==> flow/design.v <==
module control_unit(
    input wire [7:0] instr,          
    input wire [2:0] state,          
    input wire zf,                   
    input wire reset,                
    output reg [2:0] next_state,     
    output reg pc_we,                
    output reg pc_sel,               
    output reg pc_jmp_sel,           
    output reg [3:0] pc_offset,      
    output reg addr_sel,             
    output reg [3:0] addr_offset,    
    output reg mem_sel,              
    output reg mem_we,               
    output reg [2:0] alu_opcode,     
    output reg alu_sel_a,            
    output reg alu_sel_b,            
    output reg alu_we,               
    output reg zf_we,                
    output reg ir_we,                
    output reg a_sel,                
    output reg a_we,                 
    output reg b_sel,                
    output reg b_we,                 
    output reg halt                  
);
    localparam ADD    = 3'b000;
    localparam AND    = 3'b001;
    localparam NOT    = 3'b010;
    localparam LOAD   = 3'b011;
    localparam STORE  = 3'b100;
    localparam JUMP   = 3'b101;
    localparam JUMPz  = 3'b110;
    localparam HALT   = 3'b111;
    localparam FETCH      = 3'b000; 
    localparam DECODE     = 3'b001;
    localparam EXECUTE    = 3'b010;
    localparam MEMORY     = 3'b011;
    localparam WRITEBACK  = 3'b100;
    localparam HALT_STATE = 3'b101;
    localparam IDLE       = 3'b110;
    always @(*) begin
        pc_we = 0;               
        pc_sel = 0;              
        pc_jmp_sel = 0;          
        pc_offset = 4'b0000;     
        addr_sel = 0;            
        addr_offset = 4'b0000;   
        mem_sel = 0;             
        mem_we = 0;              
        alu_opcode = 3'b000;     
        alu_sel_a = 0;           
        alu_sel_b = 0;           
        alu_we = 0;              
        zf_we = 0;               
        ir_we = 0;               
        a_sel = 0;               
        a_we = 0;                
        b_sel = 0;               
        b_we = 0;                
        halt = 0;                
        next_state = FETCH;      
        if (reset) begin
            next_state = FETCH;      
        end
        else begin
            case (state)
                FETCH: begin                     
                    next_state = DECODE;         
                    pc_we = 1;                   
                    ir_we = 1;                   
                end
                DECODE: begin    
                    case (instr[7:5])       
                        ADD, AND, NOT, JUMP, JUMPz: begin
                            next_state = EXECUTE;       
                        end
                        LOAD, STORE: begin
                            next_state = MEMORY;
                        end
                        HALT: begin
                            next_state = HALT_STATE;
                        end
                    endcase
                end
                EXECUTE: begin                           
                    case (instr[7:5])
                        ADD, AND: begin
                            alu_opcode = instr[7:5];     
                            alu_sel_a = instr[3];        
                            alu_sel_b = instr[2];        
                            alu_we = 1;                  
                            zf_we = 1;                   
                            next_state = WRITEBACK;
                        end
                        NOT: begin
                            alu_opcode = instr[7:5];     
                            alu_sel_a = instr[3];        
                            alu_we = 1;                  
                            zf_we = 1;                   
                            next_state = WRITEBACK;
                        end
                        JUMP: begin
                            pc_jmp_sel = instr[4];       
                            pc_offset = instr[3:0];      
                            pc_sel = 1;                  
                            pc_we = 1;                   
                            next_state = IDLE;
                        end
                        JUMPz: begin
                            if (zf == 1) begin
                                pc_jmp_sel = instr[4];   
                                pc_offset = instr[3:0];  
                                pc_sel = 1;              
                                pc_we = 1;               
                            end
                            next_state = IDLE;
                        end
                    endcase
                end
                MEMORY: begin                                    
                    case (instr[7:5])
                        LOAD: begin
                            addr_offset = instr[3:0];    
                            addr_sel = 1;                
                            next_state = WRITEBACK;
                        end
                        STORE: begin
                            addr_offset = instr[3:0];    
                            addr_sel = 1;                
                            mem_sel = instr[4];          
                            mem_we = 1;                  
                            next_state = IDLE;
                        end
                    endcase
                end
                WRITEBACK: begin                         
                    case (instr[7:5])
                        ADD, AND, NOT: begin
                            if (instr[4] == 0) begin
                                a_sel = 1;               
                                a_we = 1;                
                            end else begin
                                b_sel = 1;               
                                b_we = 1;                
                            end
                            next_state = FETCH;
                        end
                        LOAD: begin
                            if (instr[4] == 0) begin
                                a_we = 1;            
                            end else begin
                                b_we = 1;            
                            end
                            next_state = FETCH;
                        end
                    endcase
                end 
                HALT_STATE: begin
                    halt = 1;
                    next_state = HALT_STATE;
                end
                IDLE: begin
                    next_state = FETCH;
                end
            endcase
        end
    end
endmodule
module alu(
    input wire [2:0] opcode,         
    input wire [7:0] a,              
    input wire [7:0] b,              
    output reg [7:0] y,              
    output reg zf                    
);
    localparam ADD = 3'b000;         
    localparam AND = 3'b001;         
    localparam NOT = 3'b010;         
always @(*) begin
    zf = 0;
    case (opcode)
        ADD: begin             
            y = a + b;
        end
        AND: begin              
            y = a & b;
        end
        NOT: begin              
            y = ~a;
        end
        default: begin               
            y = 8'b00000000;
        end
    endcase
    if (y == 8'b00000000) begin
        zf = 1;
    end
end
endmodule
module register #(
    parameter WIDTH = 8
)(
    input wire clk,                  
    input wire rst,                  
    input wire we,                   
    input wire [WIDTH-1:0] d,        
    output reg [WIDTH-1:0] q         
);
    always @(posedge clk) begin      
        if (rst) begin
            q <= {WIDTH{1'b0}};      
        end else if (we) begin
            q <= d;                  
        end
    end
endmodule
module mux_2to1 (
    input wire [7:0] in0,    
    input wire [7:0] in1,    
    input wire sel,          
    output wire [7:0] out    
);
    assign out = sel ? in1 : in0;
endmodule
module adder(
    input wire [7:0] a,
    input wire [7:0] b,
    output wire [7:0] sum
);
    assign sum = a + b;
endmodule
module zext(
    input wire [3:0] in,
    output wire [7:0] out
);
assign out = {4'b0000, in};
endmodule
module cpu_8b(
    input wire clk,
    input wire rst,
    output wire halt,
    output wire mem_we,
    output wire [7:0] mem_addr,
    output wire [7:0] mem_wdata,
    input wire [7:0] mem_rdata
);
    wire [7:0] mem_d_i;
    wire [7:0] mem_d_o;
    assign mem_wdata = mem_d_i;
    assign mem_d_o = mem_rdata;
    wire [2:0] alu_opcode;
    wire [7:0] alu_a;
    wire [7:0] alu_b;
    wire a_we;
    wire [7:0] a_reg_i;
    wire [7:0] a_reg_o;
    wire b_we;
    wire [7:0] b_reg_i;
    wire [7:0] b_reg_o;
    wire alu_we;
    wire [7:0] alu_res_next;
    wire [7:0] alu_res;
    wire zf_we;
    wire zf_next;
    wire zf;
    wire ir_we;
    wire [7:0] instr;
    wire [2:0] next_state;
    wire [2:0] state;
    wire pc_we;
    wire [7:0] pc_next;
    wire [7:0] pc;
    wire alu_sel_a;
    wire alu_sel_b;
    wire a_sel;
    wire b_sel;
    wire mem_sel;
    wire [7:0] offset_addr;
    wire addr_sel;
    wire [7:0] addr_offset_zext;
    wire [3:0] addr_offset;
    wire [3:0] pc_offset;
    wire [7:0] pc_offset_zext;
    wire [7:0] inc_pc;
    wire [7:0] new_pc;
    wire pc_sel;
    wire [7:0] jmp_reg_val;
    wire pc_jmp_sel;
    control_unit cpu_control(
        .instr(instr),
        .state(state),
        .zf(zf),
        .reset(rst),
        .next_state(next_state),
        .pc_we(pc_we),
        .pc_sel(pc_sel),
        .pc_jmp_sel(pc_jmp_sel),
        .pc_offset(pc_offset),
        .addr_sel(addr_sel),
        .addr_offset(addr_offset),
        .mem_sel(mem_sel),
        .mem_we(mem_we),
        .alu_opcode(alu_opcode),
        .alu_sel_a(alu_sel_a),
        .alu_sel_b(alu_sel_b),
        .alu_we(alu_we),
        .zf_we(zf_we),
        .ir_we(ir_we),
        .a_sel(a_sel),
        .a_we(a_we),
        .b_sel(b_sel),
        .b_we(b_we),
        .halt(halt)
    );
    alu alu_unit(
        .opcode(alu_opcode),
        .a(alu_a),
        .b(alu_b),
        .y(alu_res_next),
        .zf(zf_next)
    );
    register #(.WIDTH(8)) a_register(
        .clk(clk),
        .rst(rst),
        .we(a_we),
        .d(a_reg_i),
        .q(a_reg_o)
    );
    register #(.WIDTH(8)) b_register(
        .clk(clk),
        .rst(rst),
        .we(b_we),
        .d(b_reg_i),
        .q(b_reg_o)
    );
    register #(.WIDTH(8)) alu_register(
        .clk(clk),
        .rst(rst),
        .we(alu_we),
        .d(alu_res_next),
        .q(alu_res)
    );
    register #(.WIDTH(1)) zf_register(
        .clk(clk),
        .rst(rst),
        .we(zf_we),
        .d(zf_next),
        .q(zf)
    );
    register #(.WIDTH(8)) instruction_register(
        .clk(clk),
        .rst(rst),
        .we(ir_we),
        .d(mem_d_o),
        .q(instr)
    );
    register #(.WIDTH(3)) state_register(
        .clk(clk),
        .rst(rst),
        .we(1'b1),
        .d(next_state),
        .q(state)
    );
    register #(.WIDTH(8)) program_counter(
        .clk(clk),
        .rst(rst),
        .we(pc_we),
        .d(pc_next),
        .q(pc)
    );
    mux_2to1 alu_a_mux(
        .in0(a_reg_o),
        .in1(b_reg_o),
        .sel(alu_sel_a),
        .out(alu_a)
    );
    mux_2to1 alu_b_mux(
        .in0(a_reg_o),
        .in1(b_reg_o),
        .sel(alu_sel_b),
        .out(alu_b)
    );
    mux_2to1 a_register_mux(
        .in0(mem_d_o),
        .in1(alu_res),
        .sel(a_sel),
        .out(a_reg_i)
    );
    mux_2to1 b_register_mux(
        .in0(mem_d_o),
        .in1(alu_res),
        .sel(b_sel),
        .out(b_reg_i)
    );
    mux_2to1 mem_data_mux(
        .in0(a_reg_o),
        .in1(b_reg_o),
        .sel(mem_sel),
        .out(mem_d_i)
    );
    mux_2to1 mem_addr_mux(
        .in0(pc),
        .in1(offset_addr),
        .sel(addr_sel),
        .out(mem_addr)
    );
    adder addr_adder(
        .a(addr_offset_zext),
        .b(pc),
        .sum(offset_addr)
    );
    zext addr_zext(
        .in(addr_offset),
        .out(addr_offset_zext)
    );
    zext pc_zext(
        .in(pc_offset),
        .out(pc_offset_zext)
    );
    mux_2to1 pc_mux(
        .in0(inc_pc),
        .in1(new_pc),
        .sel(pc_sel),
        .out(pc_next)
    );
    adder inc_pc_adder(
        .a(pc),
        .b(8'b00000001),
        .sum(inc_pc)
    );
    adder new_pc_adder(
        .a(pc_offset_zext),
        .b(jmp_reg_val),
        .sum(new_pc)
    );
    mux_2to1 jump_mux(
        .in0(a_reg_o),
        .in1(b_reg_o),
        .sel(pc_jmp_sel),
        .out(jmp_reg_val)
    );
endmodule
Ticket comment

From RTL to reports: cpu_8b
Each step is given for the RTL above and for the edited RTL.
"orig" refers to lines of the RTL above, "edited" to lines of the edited file.
"delta" is "edited" less "orig", of the values as shown; "change_rel_pct" is that difference over "orig", in percent.
{"block": "setup", "top": "cpu_8b", "clock": "clk", "library": "sky130hd", "corner": "tt_025C_1v80"}

Diff
The edit as a unified diff against the file above.
The edited RTL no longer does the same as the RTL above: the edit was made by script, with no optimisation intended.
begin of diff
@@ -363,5 +363,5 @@
         .q(state)
     );
-    register #(.WIDTH(8)) program_counter(
+    register #(.WIDTH(4)) program_counter(
         .clk(clk),
         .rst(rst),
end of diff

Elaborated design
Yosys after proc, flatten, opt, wreduce and memory -nomap, before mapping. Print and check cells are not counted. Equal cells are merged and count once.
Yosys's memory passes give these memory sizes; they may raise the number of words (mostly to a power of two), join words into wider ones and drop unused or constant bits.
{"block": "classes", "item": "addsub", "orig": 4, "edited": 4, "delta": 0, "change_rel_pct": 0.00}
{"block": "classes", "item": "n_eq", "orig": 13, "edited": 13, "delta": 0, "change_rel_pct": 0.00}
{"block": "classes", "item": "muxes", "orig": 71, "edited": 71, "delta": 0, "change_rel_pct": 0.00}
{"block": "classes", "item": "n_logic", "orig": 2, "edited": 2, "delta": 0, "change_rel_pct": 0.00}
{"block": "classes", "item": "reduce_and_logical", "orig": 9, "edited": 9, "delta": 0, "change_rel_pct": 0.00}
{"block": "ops", "operator": "8-bit 2-to-1 mux", "orig": 8, "edited": 6, "delta": -2, "change_rel_pct": -25.00}
{"block": "ops", "operator": "4-bit 2-to-1 mux", "orig": 6, "edited": 8, "delta": 2, "change_rel_pct": 33.33}
{"block": "ops", "operator": "4-bit by 8-bit adder with 8-bit output", "orig": 2, "edited": 0, "delta": -2, "change_rel_pct": -100.00}
{"block": "ops", "operator": "8-bit by 1-bit adder with 8-bit output (second input constant)", "orig": 1, "edited": 0, "delta": -1, "change_rel_pct": -100.00}
{"block": "ops", "operator": "4-bit by 1-bit adder with 4-bit output (second input constant)", "orig": 0, "edited": 1, "delta": 1}
{"block": "ops", "operator": "4-bit adder", "orig": 0, "edited": 1, "delta": 1}
{"block": "ops", "operator": "4-bit by 4-bit adder with 5-bit output", "orig": 0, "edited": 1, "delta": 1}
{"block": "ops", "operator": "1-bit 2-to-1 mux", "orig": 44, "edited": 44, "delta": 0, "change_rel_pct": 0.00}
{"block": "ops", "operator": "3-bit by 2-bit == test with 1-bit output (second input constant)", "orig": 5, "edited": 5, "delta": 0, "change_rel_pct": 0.00}
{"block": "ops", "operator": "3-bit == test (second input constant)", "orig": 5, "edited": 5, "delta": 0, "change_rel_pct": 0.00}
{"block": "ops", "operator": "3-bit 2-to-1 mux", "orig": 5, "edited": 5, "delta": 0, "change_rel_pct": 0.00}
{"block": "ops", "operator": "3-bit by 1-bit == test with 1-bit output (second input constant)", "orig": 3, "edited": 3, "delta": 0, "change_rel_pct": 0.00}
{"block": "ops", "operator": "3-bit zero test", "orig": 3, "edited": 3, "delta": 0, "change_rel_pct": 0.00}
{"block": "ops", "operator": "1-bit case mux with 2-bit select", "orig": 3, "edited": 3, "delta": 0, "change_rel_pct": 0.00}
{"block": "ops", "operator": "2-bit OR reduction", "orig": 3, "edited": 3, "delta": 0, "change_rel_pct": 0.00}
{"block": "ops", "operator": "3-bit case mux with 2-bit select", "orig": 2, "edited": 2, "delta": 0, "change_rel_pct": 0.00}
{"block": "ops", "operator": "8-bit adder", "orig": 1, "edited": 1, "delta": 0, "change_rel_pct": 0.00}
{"block": "ops", "operator": "8-bit AND", "orig": 1, "edited": 1, "delta": 0, "change_rel_pct": 0.00}
{"block": "ops", "operator": "8-bit zero test", "orig": 1, "edited": 1, "delta": 0, "change_rel_pct": 0.00}
{"block": "ops", "operator": "8-bit inverter", "orig": 1, "edited": 1, "delta": 0, "change_rel_pct": 0.00}
{"block": "ops", "operator": "3-bit case mux with 5-bit select", "orig": 1, "edited": 1, "delta": 0, "change_rel_pct": 0.00}
{"block": "ops", "operator": "4-bit case mux with 2-bit select", "orig": 1, "edited": 1, "delta": 0, "change_rel_pct": 0.00}
{"block": "ops", "operator": "8-bit case mux with 3-bit select", "orig": 1, "edited": 1, "delta": 0, "change_rel_pct": 0.00}
{"block": "ops", "operator": "3-bit OR reduction", "orig": 1, "edited": 1, "delta": 0, "change_rel_pct": 0.00}
{"block": "ops", "operator": "4-bit OR reduction", "orig": 1, "edited": 1, "delta": 0, "change_rel_pct": 0.00}
{"block": "bits", "item": "register_bits", "orig": 44, "edited": 40, "delta": -4, "change_rel_pct": -9.09}
{"block": "bits", "item": "mem_bits_ro", "orig": 24, "edited": 24, "delta": 0, "change_rel_pct": 0.00}
{"block": "bits", "item": "clocked_rd_ports_x_width", "orig": 3, "edited": 3, "delta": 0, "change_rel_pct": 0.00}
{"block": "bits", "item": "mem_count", "orig": 1, "edited": 1, "delta": 0, "change_rel_pct": 0.00}
{"block": "bits", "item": "input_bits", "orig": 10, "edited": 10, "delta": 0, "change_rel_pct": 0.00}
{"block": "bits", "item": "output_inout_bits", "orig": 18, "edited": 18, "delta": 0, "change_rel_pct": 0.00}
{"block": "bits", "item": "wordCells", "orig": 107, "edited": 107, "delta": 0, "change_rel_pct": 0.00}
{"block": "memory_table", "item": "memory_list", "orig": "8 x 3 bit 1R0W", "edited": "8 x 3 bit 1R0W"}

Longest topological paths
Yosys ltp: most cells in a row. Word level: on the elaborated netlist, between registers, memories and ports. Mapped: between sequential cells and ports; inverters and the memories' decode and read muxes count.
{"block": "depth", "item": "depth_word", "orig": 10, "edited": 10, "delta": 0, "change_rel_pct": 0.00}
{"block": "depth", "item": "abc_area", "orig": "0", "edited": "0"}
{"block": "depth", "item": "mapped_depth", "orig": 16, "edited": 17, "delta": 1, "change_rel_pct": 6.25}
{"block": "depth", "item": "depth_no_buf", "orig": 14, "edited": 14, "delta": 0, "change_rel_pct": 0.00}

Mapped cells and area
Yosys stat after the flow's synthesis: flattened, memories mapped to cells. It holds for the ABC_AREA given above (unset counts as 0); a run with the other value may have another netlist.
{"block": "synth_totals", "item": "mapped_cells", "orig": 462, "edited": 371, "delta": -91, "change_rel_pct": -19.70}
{"block": "synth_totals", "item": "mapped_area_um2", "orig": 3653.5, "edited": 3125.5, "delta": -528.0, "change_rel_pct": -14.45}
{"block": "synth_totals", "item": "sequential_area_um2", "orig": 940.9, "edited": 860.8, "delta": -80.1, "change_rel_pct": -8.51}
{"block": "synth_totals", "item": "ff_cells", "orig": 47, "edited": 43, "delta": -4, "change_rel_pct": -8.51}
{"block": "synth_totals", "item": "n_buf", "orig": 23, "edited": 23, "delta": 0, "change_rel_pct": 0.00}
{"block": "types", "type": "sky130_fd_sc_hd__nand2_1", "orig": 55, "edited": 31, "delta": -24, "change_rel_pct": -43.64}
{"block": "types", "type": "sky130_fd_sc_hd__nor2_1", "orig": 61, "edited": 46, "delta": -15, "change_rel_pct": -24.59}
{"block": "types", "type": "sky130_fd_sc_hd__o21ai_0", "orig": 20, "edited": 8, "delta": -12, "change_rel_pct": -60.00}
{"block": "types", "type": "sky130_fd_sc_hd__inv_1", "orig": 21, "edited": 10, "delta": -11, "change_rel_pct": -52.38}
{"block": "types", "type": "sky130_fd_sc_hd__nand3_1", "orig": 14, "edited": 5, "delta": -9, "change_rel_pct": -64.29}
{"block": "types", "type": "sky130_fd_sc_hd__mux2_1", "orig": 0, "edited": 8, "delta": 8}
{"block": "types", "type": "sky130_fd_sc_hd__a21oi_1", "orig": 27, "edited": 20, "delta": -7, "change_rel_pct": -25.93}
{"block": "types", "type": "sky130_fd_sc_hd__xnor2_1", "orig": 12, "edited": 7, "delta": -5, "change_rel_pct": -41.67}
{"block": "types", "type": "sky130_fd_sc_hd__dfxtp_1", "orig": 47, "edited": 43, "delta": -4, "change_rel_pct": -8.51}
{"block": "types", "type": "sky130_fd_sc_hd__o22ai_1", "orig": 5, "edited": 1, "delta": -4, "change_rel_pct": -80.00}
{"block": "types", "type": "sky130_fd_sc_hd__nand2b_1", "orig": 5, "edited": 8, "delta": 3, "change_rel_pct": 60.00}
{"block": "types", "type": "sky130_fd_sc_hd__o32ai_1", "orig": 3, "edited": 0, "delta": -3, "change_rel_pct": -100.00}
{"block": "types", "type": "sky130_fd_sc_hd__nor4_1", "orig": 1, "edited": 4, "delta": 3, "change_rel_pct": 300.00}
{"block": "types", "type": "sky130_fd_sc_hd__a31oi_1", "orig": 0, "edited": 3, "delta": 3}
{"block": "types", "type": "sky130_fd_sc_hd__o211ai_1", "orig": 0, "edited": 3, "delta": 3}
{"block": "types", "type": "sky130_fd_sc_hd__mux2_2", "orig": 24, "edited": 22, "delta": -2, "change_rel_pct": -8.33}
{"block": "types", "type": "sky130_fd_sc_hd__clkbuf_1", "orig": 13, "edited": 15, "delta": 2, "change_rel_pct": 15.38}
{"block": "types", "type": "sky130_fd_sc_hd__nor2b_1", "orig": 10, "edited": 8, "delta": -2, "change_rel_pct": -20.00}
Not every row of either side is listed.
The figures by module come from a second, unflattened synthesis with its own total; it is not the netlist above.
{"block": "unflattened", "item": "hier_cells", "orig": 505, "edited": 492, "delta": -13, "change_rel_pct": -2.57}
{"block": "unflattened", "item": "area_unflattened_um2", "orig": 4724.5, "edited": 4579.4, "delta": -145.1, "change_rel_pct": -3.07}
Each row is one instance without its submodules.
{"block": "modules_orig", "module": "register (WIDTH=8)", "instances": 5, "n_cells": 26, "mod_area_um2": 285.3}
{"block": "modules_orig", "module": "mux_2to1", "instances": 8, "n_cells": 9, "mod_area_um2": 131.4}
{"block": "modules_orig", "module": "adder", "instances": 3, "n_cells": 42, "mod_area_um2": 331.6}
{"block": "modules_orig", "module": "alu", "instances": 1, "n_cells": 77, "mod_area_um2": 559.3}
{"block": "modules_orig", "module": "control_unit", "instances": 1, "n_cells": 68, "mod_area_um2": 422.9}
{"block": "modules_orig", "module": "zext", "instances": 2, "n_cells": 9, "mod_area_um2": 63.8}
{"block": "modules_orig", "module": "register (WIDTH=3)", "instances": 1, "n_cells": 9, "mod_area_um2": 101.3}
{"block": "modules_orig", "module": "register (WIDTH=1)", "instances": 1, "n_cells": 3, "mod_area_um2": 33.8}
{"block": "modules_orig", "module": "cpu_8b", "instances": 1, "n_cells": 2, "mod_area_um2": 7.5}
{"block": "modules_edited", "module": "register (WIDTH=8)", "instances": 4, "n_cells": 26, "mod_area_um2": 285.3}
{"block": "modules_edited", "module": "mux_2to1", "instances": 8, "n_cells": 9, "mod_area_um2": 131.4}
{"block": "modules_edited", "module": "adder", "instances": 3, "n_cells": 42, "mod_area_um2": 331.6}
{"block": "modules_edited", "module": "alu", "instances": 1, "n_cells": 77, "mod_area_um2": 559.3}
{"block": "modules_edited", "module": "control_unit", "instances": 1, "n_cells": 68, "mod_area_um2": 422.9}
{"block": "modules_edited", "module": "register (WIDTH=4)", "instances": 1, "n_cells": 13, "mod_area_um2": 140.1}
{"block": "modules_edited", "module": "zext", "instances": 2, "n_cells": 9, "mod_area_um2": 63.8}
{"block": "modules_edited", "module": "register (WIDTH=3)", "instances": 1, "n_cells": 9, "mod_area_um2": 101.3}
{"block": "modules_edited", "module": "register (WIDTH=1)", "instances": 1, "n_cells": 3, "mod_area_um2": 33.8}
{"block": "modules_edited", "module": "cpu_8b", "instances": 1, "n_cells": 2, "mod_area_um2": 7.5}

Timing after synthesis
OpenSTA on the mapped netlist: ideal clock, no wires. The path of least setup slack (recovery checks aside). Input and output delay are each 20% of the period. Register names are those of the netlist, which keeps one name where synthesis merged equal registers.
{"block": "synth_timing", "item": "kind", "orig": "in2reg", "edited": "reg2reg"}
{"block": "synth_timing", "item": "start", "orig": "in rst", "edited": "reg state_register.q[0]"}
{"block": "synth_timing", "item": "end", "orig": "reg zf_register.q", "edited": "reg zf_register.q"}
{"block": "synth_timing", "item": "period_ps", "orig": 5000, "edited": 5000, "delta": 0, "change_rel_pct": 0.00}
{"block": "synth_timing", "item": "t_first_pin_ps", "orig": 1000, "edited": 0, "delta": -1000, "change_rel_pct": -100.00}
{"block": "synth_timing", "item": "t_arrival_ps", "orig": 4274, "edited": 3810, "delta": -464, "change_rel_pct": -10.86}
{"block": "synth_timing", "item": "t_required_ps", "orig": 4916, "edited": 4941, "delta": 25, "change_rel_pct": 0.51}
{"block": "synth_timing", "item": "setup_slack_ps", "orig": 641, "edited": 1131, "delta": 490}
{"block": "synth_timing", "item": "delay_ps", "orig": 3358, "edited": 3869, "delta": 511, "change_rel_pct": 15.22}
{"block": "synth_timing", "item": "path_stages", "orig": 15, "edited": 18, "delta": 3, "change_rel_pct": 20.00}
{"block": "synth_timing", "item": "n_path_buf", "orig": 1, "edited": 3, "delta": 2, "change_rel_pct": 200.00}
{"block": "synth_timing", "item": "synth_period_reached_ps", "orig": 4359, "edited": 3869, "delta": -490, "change_rel_pct": -11.24}
"delay_ps" = arrival - input delay + setup time.
"path_stages" counts driving pins, that of a launching flip-flop among them; a cell with two outputs on the path counts twice.
"synth_period_reached_ps" = period - worst setup slack (recovery checks aside). The figure is calculated, with input and output delays left at 20% of the set period.
Between the ends stands the longest chain of elaborated cells between them, by number of cells; it is not shown to be the way that was timed. Of several equally long chains one is given.
A line is the first line of the expression or statement that the cell stems from. Yosys adds cells for indexed reads and writes and turns some case tables into memories.
{"block": "synth_between_orig", "cell_sequence": "sky130_fd_sc_hd__or3_1 > sky130_fd_sc_hd__buf_4 > sky130_fd_sc_hd__nor2_8 > sky130_fd_sc_hd__nand3_1 > sky130_fd_sc_hd__mux2_2 > sky130_fd_sc_hd__ha_1 > sky130_fd_sc_hd__inv_1 > sky130_fd_sc_hd__fa_1 > sky130_fd_sc_hd__nand2b_1 > sky130_fd_sc_hd__a21o_1 > sky130_fd_sc_hd__nand2_1 > sky130_fd_sc_hd__o21ai_0 > sky130_fd_sc_hd__or4b_1 > sky130_fd_sc_hd__or4_1 > sky130_fd_sc_hd__o31ai_2", "elab_chain_len": 6, "cone_cells": 15, "lines_between": 7, "cone_classes": "add/sub (1); eq/ne (2); mux (8); logic (2); reduce/logical (2)"}
{"block": "synth_lines_orig", "item": "start, declared", "line_no": 241, "rtl": "input wire rst,"}
{"block": "synth_lines_orig", "item": "1-bit 2-to-1 mux", "line_no": 63, "rtl": "if (reset) begin"}
{"block": "synth_lines_orig", "item": "8-bit 2-to-1 mux", "line_no": 224, "rtl": "assign out = sel ? in1 : in0;"}
{"block": "synth_lines_orig", "item": "8-bit adder", "line_no": 184, "rtl": "y = a + b;"}
{"block": "synth_lines_orig", "item": "8-bit case mux with 3-bit select", "line_no": 182, "rtl": "case (opcode)"}
{"block": "synth_lines_orig", "item": "8-bit zero test", "line_no": 196, "rtl": "if (y == 8'b00000000) begin"}
{"block": "synth_lines_orig", "item": "1-bit 2-to-1 mux", "line_no": 196}
{"block": "synth_lines_orig", "item": "end, assigned", "line_no": 212, "rtl": "q <= {WIDTH{1'b0}};"}
{"block": "synth_lines_orig", "item": "end, assigned", "line_no": 214, "rtl": "q <= d;"}
{"block": "synth_lines_orig", "item": "end, declared", "line_no": 208, "rtl": "output reg [WIDTH-1:0] q"}
{"block": "synth_between_edited", "cell_sequence": "sky130_fd_sc_hd__dfxtp_1 > sky130_fd_sc_hd__buf_6 > sky130_fd_sc_hd__or4b_4 > sky130_fd_sc_hd__buf_6 > sky130_fd_sc_hd__nand2b_1 > sky130_fd_sc_hd__buf_2 > sky130_fd_sc_hd__nor3b_2 > sky130_fd_sc_hd__mux2_1 > sky130_fd_sc_hd__ha_1 > sky130_fd_sc_hd__inv_1 > sky130_fd_sc_hd__fa_1 > sky130_fd_sc_hd__xor2_1 > sky130_fd_sc_hd__nor2_1 > sky130_fd_sc_hd__a2111oi_0 > sky130_fd_sc_hd__a21oi_1 > sky130_fd_sc_hd__or3_1 > sky130_fd_sc_hd__nor3_2 > sky130_fd_sc_hd__a31o_1", "elab_chain_len": 8, "cone_cells": 20, "lines_between": 8, "cone_classes": "add/sub (1); eq/ne (3); mux (12); logic (2); reduce/logical (2)"}
{"block": "synth_lines_edited", "item": "start, declared", "line_no": 208, "rtl": "output reg [WIDTH-1:0] q"}
{"block": "synth_lines_edited", "item": "start, assigned", "line_no": 212, "rtl": "q <= {WIDTH{1'b0}};"}
{"block": "synth_lines_edited", "item": "start, assigned", "line_no": 214, "rtl": "q <= d;"}
{"block": "synth_lines_edited", "item": "3-bit by 2-bit == test with 1-bit output", "line_no": 67, "rtl": "case (state)"}
{"block": "synth_lines_edited", "item": "1-bit 2-to-1 mux", "line_no": 67}
{"block": "synth_lines_edited", "item": "1-bit 2-to-1 mux", "line_no": 63, "rtl": "if (reset) begin"}
{"block": "synth_lines_edited", "item": "8-bit 2-to-1 mux", "line_no": 224, "rtl": "assign out = sel ? in1 : in0;"}
{"block": "synth_lines_edited", "item": "8-bit adder", "line_no": 184, "rtl": "y = a + b;"}
{"block": "synth_lines_edited", "item": "8-bit case mux with 3-bit select", "line_no": 182, "rtl": "case (opcode)"}
{"block": "synth_lines_edited", "item": "8-bit zero test", "line_no": 196, "rtl": "if (y == 8'b00000000) begin"}
{"block": "synth_lines_edited", "item": "1-bit 2-to-1 mux", "line_no": 196}
{"block": "synth_lines_edited", "item": "end, assigned", "line_no": 212}
{"block": "synth_lines_edited", "item": "end, assigned", "line_no": 214}
{"block": "synth_lines_edited", "item": "end, declared", "line_no": 208}

Path in the finished layout
From the final timing report of the runs of set A: the path of least setup slack in the routed layout; clock arrival at registers is part of the times.
The report prints the path's times to 10 ps; the period is as set.
{"block": "layout_timing", "item": "kind", "orig": "in2out", "edited": "reg2out"}
{"block": "layout_timing", "item": "start", "orig": "in rst", "edited": "reg instruction_register.q[6]"}
{"block": "layout_timing", "item": "end", "orig": "out mem_addr[7]", "edited": "out mem_addr[4]"}
{"block": "layout_timing", "item": "period_ps", "orig": 5000, "edited": 5000, "delta": 0, "change_rel_pct": 0.00}
{"block": "layout_timing", "item": "output_delay_ps", "orig": 1000, "edited": 1000, "delta": 0, "change_rel_pct": 0.00}
{"block": "layout_timing", "item": "t_first_pin_ps", "orig": 1000, "edited": 300, "delta": -700, "change_rel_pct": -70.00}
{"block": "layout_timing", "item": "t_arrival_ps", "orig": 3760, "edited": 3770, "delta": 10, "change_rel_pct": 0.27}
{"block": "layout_timing", "item": "t_required_ps", "orig": 4000, "edited": 4000, "delta": 0, "change_rel_pct": 0.00}
{"block": "layout_timing", "item": "setup_slack_ps", "orig": 240, "edited": 230, "delta": -10}
{"block": "layout_timing", "item": "path_stages", "orig": 15, "edited": 14, "delta": -1, "change_rel_pct": -6.67}
{"block": "layout_timing", "item": "n_path_buf", "orig": 3, "edited": 1, "delta": -2, "change_rel_pct": -66.67}
Between the ends stands the longest chain of elaborated cells between them, by number of cells; it is not shown to be the way that was timed. Of several equally long chains one is given.
{"block": "layout_between_orig", "cell_sequence": "sky130_fd_sc_hd__clkdlybuf4s50_1 > sky130_fd_sc_hd__nor2_2 > sky130_fd_sc_hd__nand2_1 > sky130_fd_sc_hd__nor2b_1 > sky130_fd_sc_hd__buf_4 > sky130_fd_sc_hd__nand2_1 > sky130_fd_sc_hd__inv_1 > sky130_fd_sc_hd__ha_1 > sky130_fd_sc_hd__a21o_1 > sky130_fd_sc_hd__a21oi_1 > sky130_fd_sc_hd__o21ai_0 > sky130_fd_sc_hd__nand3_1 > sky130_fd_sc_hd__nor2_1 > sky130_fd_sc_hd__xor2_1 > sky130_fd_sc_hd__clkdlybuf4s50_1", "elab_chain_len": 3, "cone_cells": 4, "lines_between": 3, "cone_classes": "add/sub (1); mux (3)"}
{"block": "layout_lines_orig", "item": "start, declared", "line_no": 241, "rtl": "input wire rst,"}
{"block": "layout_lines_orig", "item": "4-bit 2-to-1 mux", "line_no": 63, "rtl": "if (reset) begin"}
{"block": "layout_lines_orig", "item": "4-bit by 8-bit adder with 8-bit output", "line_no": 231, "rtl": "assign sum = a + b;"}
{"block": "layout_lines_orig", "item": "8-bit 2-to-1 mux", "line_no": 224, "rtl": "assign out = sel ? in1 : in0;"}
{"block": "layout_lines_orig", "item": "end, declared", "line_no": 244, "rtl": "output wire [7:0] mem_addr,"}
{"block": "layout_between_edited", "cell_sequence": "sky130_fd_sc_hd__dfxtp_1 > sky130_fd_sc_hd__nand2_1 > sky130_fd_sc_hd__o21ai_0 > sky130_fd_sc_hd__nand3_1 > sky130_fd_sc_hd__nor2_1 > sky130_fd_sc_hd__and2_1 > sky130_fd_sc_hd__ha_1 > sky130_fd_sc_hd__inv_1 > sky130_fd_sc_hd__fa_1 > sky130_fd_sc_hd__inv_1 > sky130_fd_sc_hd__a21o_1 > sky130_fd_sc_hd__a21oi_1 > sky130_fd_sc_hd__nor3_1 > sky130_fd_sc_hd__clkdlybuf4s50_1", "elab_chain_len": 7, "cone_cells": 11, "cone_classes": "add/sub (1); eq/ne (2); mux (7); reduce/logical (1)"}
{"block": "layout_lines_edited", "item": "start, declared", "line_no": 208, "rtl": "output reg [WIDTH-1:0] q"}
{"block": "layout_lines_edited", "item": "start, assigned", "line_no": 212, "rtl": "q <= {WIDTH{1'b0}};"}
{"block": "layout_lines_edited", "item": "start, assigned", "line_no": 214, "rtl": "q <= d;"}
{"block": "layout_lines_edited", "item": "3-bit == test", "line_no": 122, "rtl": "case (instr[7:5])"}
{"block": "layout_lines_edited", "item": "2-bit OR reduction"}
{"block": "layout_lines_edited", "item": "4-bit 2-to-1 mux", "line_no": 122}
{"block": "layout_lines_edited", "item": "4-bit 2-to-1 mux", "line_no": 67, "rtl": "case (state)"}
{"block": "layout_lines_edited", "item": "4-bit 2-to-1 mux", "line_no": 63, "rtl": "if (reset) begin"}
{"block": "layout_lines_edited", "item": "4-bit by 4-bit adder with 5-bit output", "line_no": 231, "rtl": "assign sum = a + b;"}
{"block": "layout_lines_edited", "item": "8-bit 2-to-1 mux", "line_no": 224, "rtl": "assign out = sel ? in1 : in0;"}
{"block": "layout_lines_edited", "item": "end, declared", "line_no": 244, "rtl": "output wire [7:0] mem_addr,"}

Layout results
Runs of the flow (Yosys, OpenROAD) on both versions; the two runs of a pair have the same settings. The constraints put input and output delay at 20% of the set period each and load the outputs with 0.01 pF.
{"block": "flow_settings_set_A", "CORE_UTILIZATION": 40, "period_ns": 5.0, "CAP_MARGIN": 20, "CORE_MARGIN": 2, "SLEW_MARGIN": 20}
{"block": "results_set_A", "item": "yosys.chip_area_um2", "orig": 3653.5, "edited": 3125.5, "delta": -528.0, "change_rel_pct": -14.45}
{"block": "results_set_A", "item": "total_die_area_um2", "orig": 9914.2, "edited": 8536.8, "delta": -1377.4, "change_rel_pct": -13.89}
{"block": "results_set_A", "item": "final_cell_area_um2", "orig": 4165.2, "edited": 3543.4, "delta": -621.8, "change_rel_pct": -14.93}
{"block": "results_set_A", "item": "fin_util_pct", "orig": 47.3, "edited": 46.3, "delta": -1.0}
{"block": "results_set_A", "item": "worst_setup_slack_ps", "orig": 235, "edited": 229, "delta": -6}
{"block": "results_set_A", "item": "total_negative_slack_ps", "orig": 0, "edited": 0, "delta": 0}
{"block": "results_set_A", "item": "worst_hold_slack_ps", "orig": 477, "edited": 470, "delta": -7}
{"block": "results_set_A", "item": "fin_power_w", "orig": 0.001051, "edited": 0.0009453, "delta": -0.0001057, "change_rel_pct": -10.06}
{"block": "results_set_A", "item": "achieved_period_ps", "orig": 4765, "edited": 4771, "delta": 6, "change_rel_pct": 0.13}
{"block": "flow_settings_set_B", "ABC_AREA": 1, "CAP_MARGIN": 30, "CELL_PAD_IN_SITES_DETAIL_PLACEMENT": 0, "CORE_MARGIN": 4, "CORE_UTILIZATION": 58, "GPL_TIMING_DRIVEN": 1, "PLACE_DENSITY": 0.84, "SETUP_SLACK_MARGIN": 1.95, "TNS_END_PERCENT": 50, "period_ns": 6.58, "SLEW_MARGIN": 20}
{"block": "results_set_B", "item": "yosys.chip_area_um2", "orig": 3664.8, "edited": 3283.1, "delta": -381.7, "change_rel_pct": -10.42}
{"block": "results_set_B", "item": "total_die_area_um2", "orig": 7654.5, "edited": 6928.1, "delta": -726.4, "change_rel_pct": -9.49}
{"block": "results_set_B", "item": "final_cell_area_um2", "orig": 4196.5, "edited": 3698.6, "delta": -497.9, "change_rel_pct": -11.86}
{"block": "results_set_B", "item": "fin_util_pct", "orig": 69.6, "edited": 67.2, "delta": -2.4}
{"block": "results_set_B", "item": "worst_setup_slack_ps", "orig": 1916, "edited": 1988, "delta": 72}
{"block": "results_set_B", "item": "total_negative_slack_ps", "orig": 0, "edited": 0, "delta": 0}
{"block": "results_set_B", "item": "worst_hold_slack_ps", "orig": 501, "edited": 479, "delta": -22}
{"block": "results_set_B", "item": "fin_power_w", "orig": 0.0008453, "edited": 0.0007499, "delta": -0.0000954, "change_rel_pct": -11.29}
{"block": "results_set_B", "item": "achieved_period_ps", "orig": 4664, "edited": 4592, "delta": -72, "change_rel_pct": -1.54}
By "achieved_period_ps" is meant the clock period of the run minus its worst setup slack. This is arithmetic on one report: input and output delays are still those of the set period (20% each).
"fin_power_w" is the tool's figure for a default switching activity; nothing was simulated.
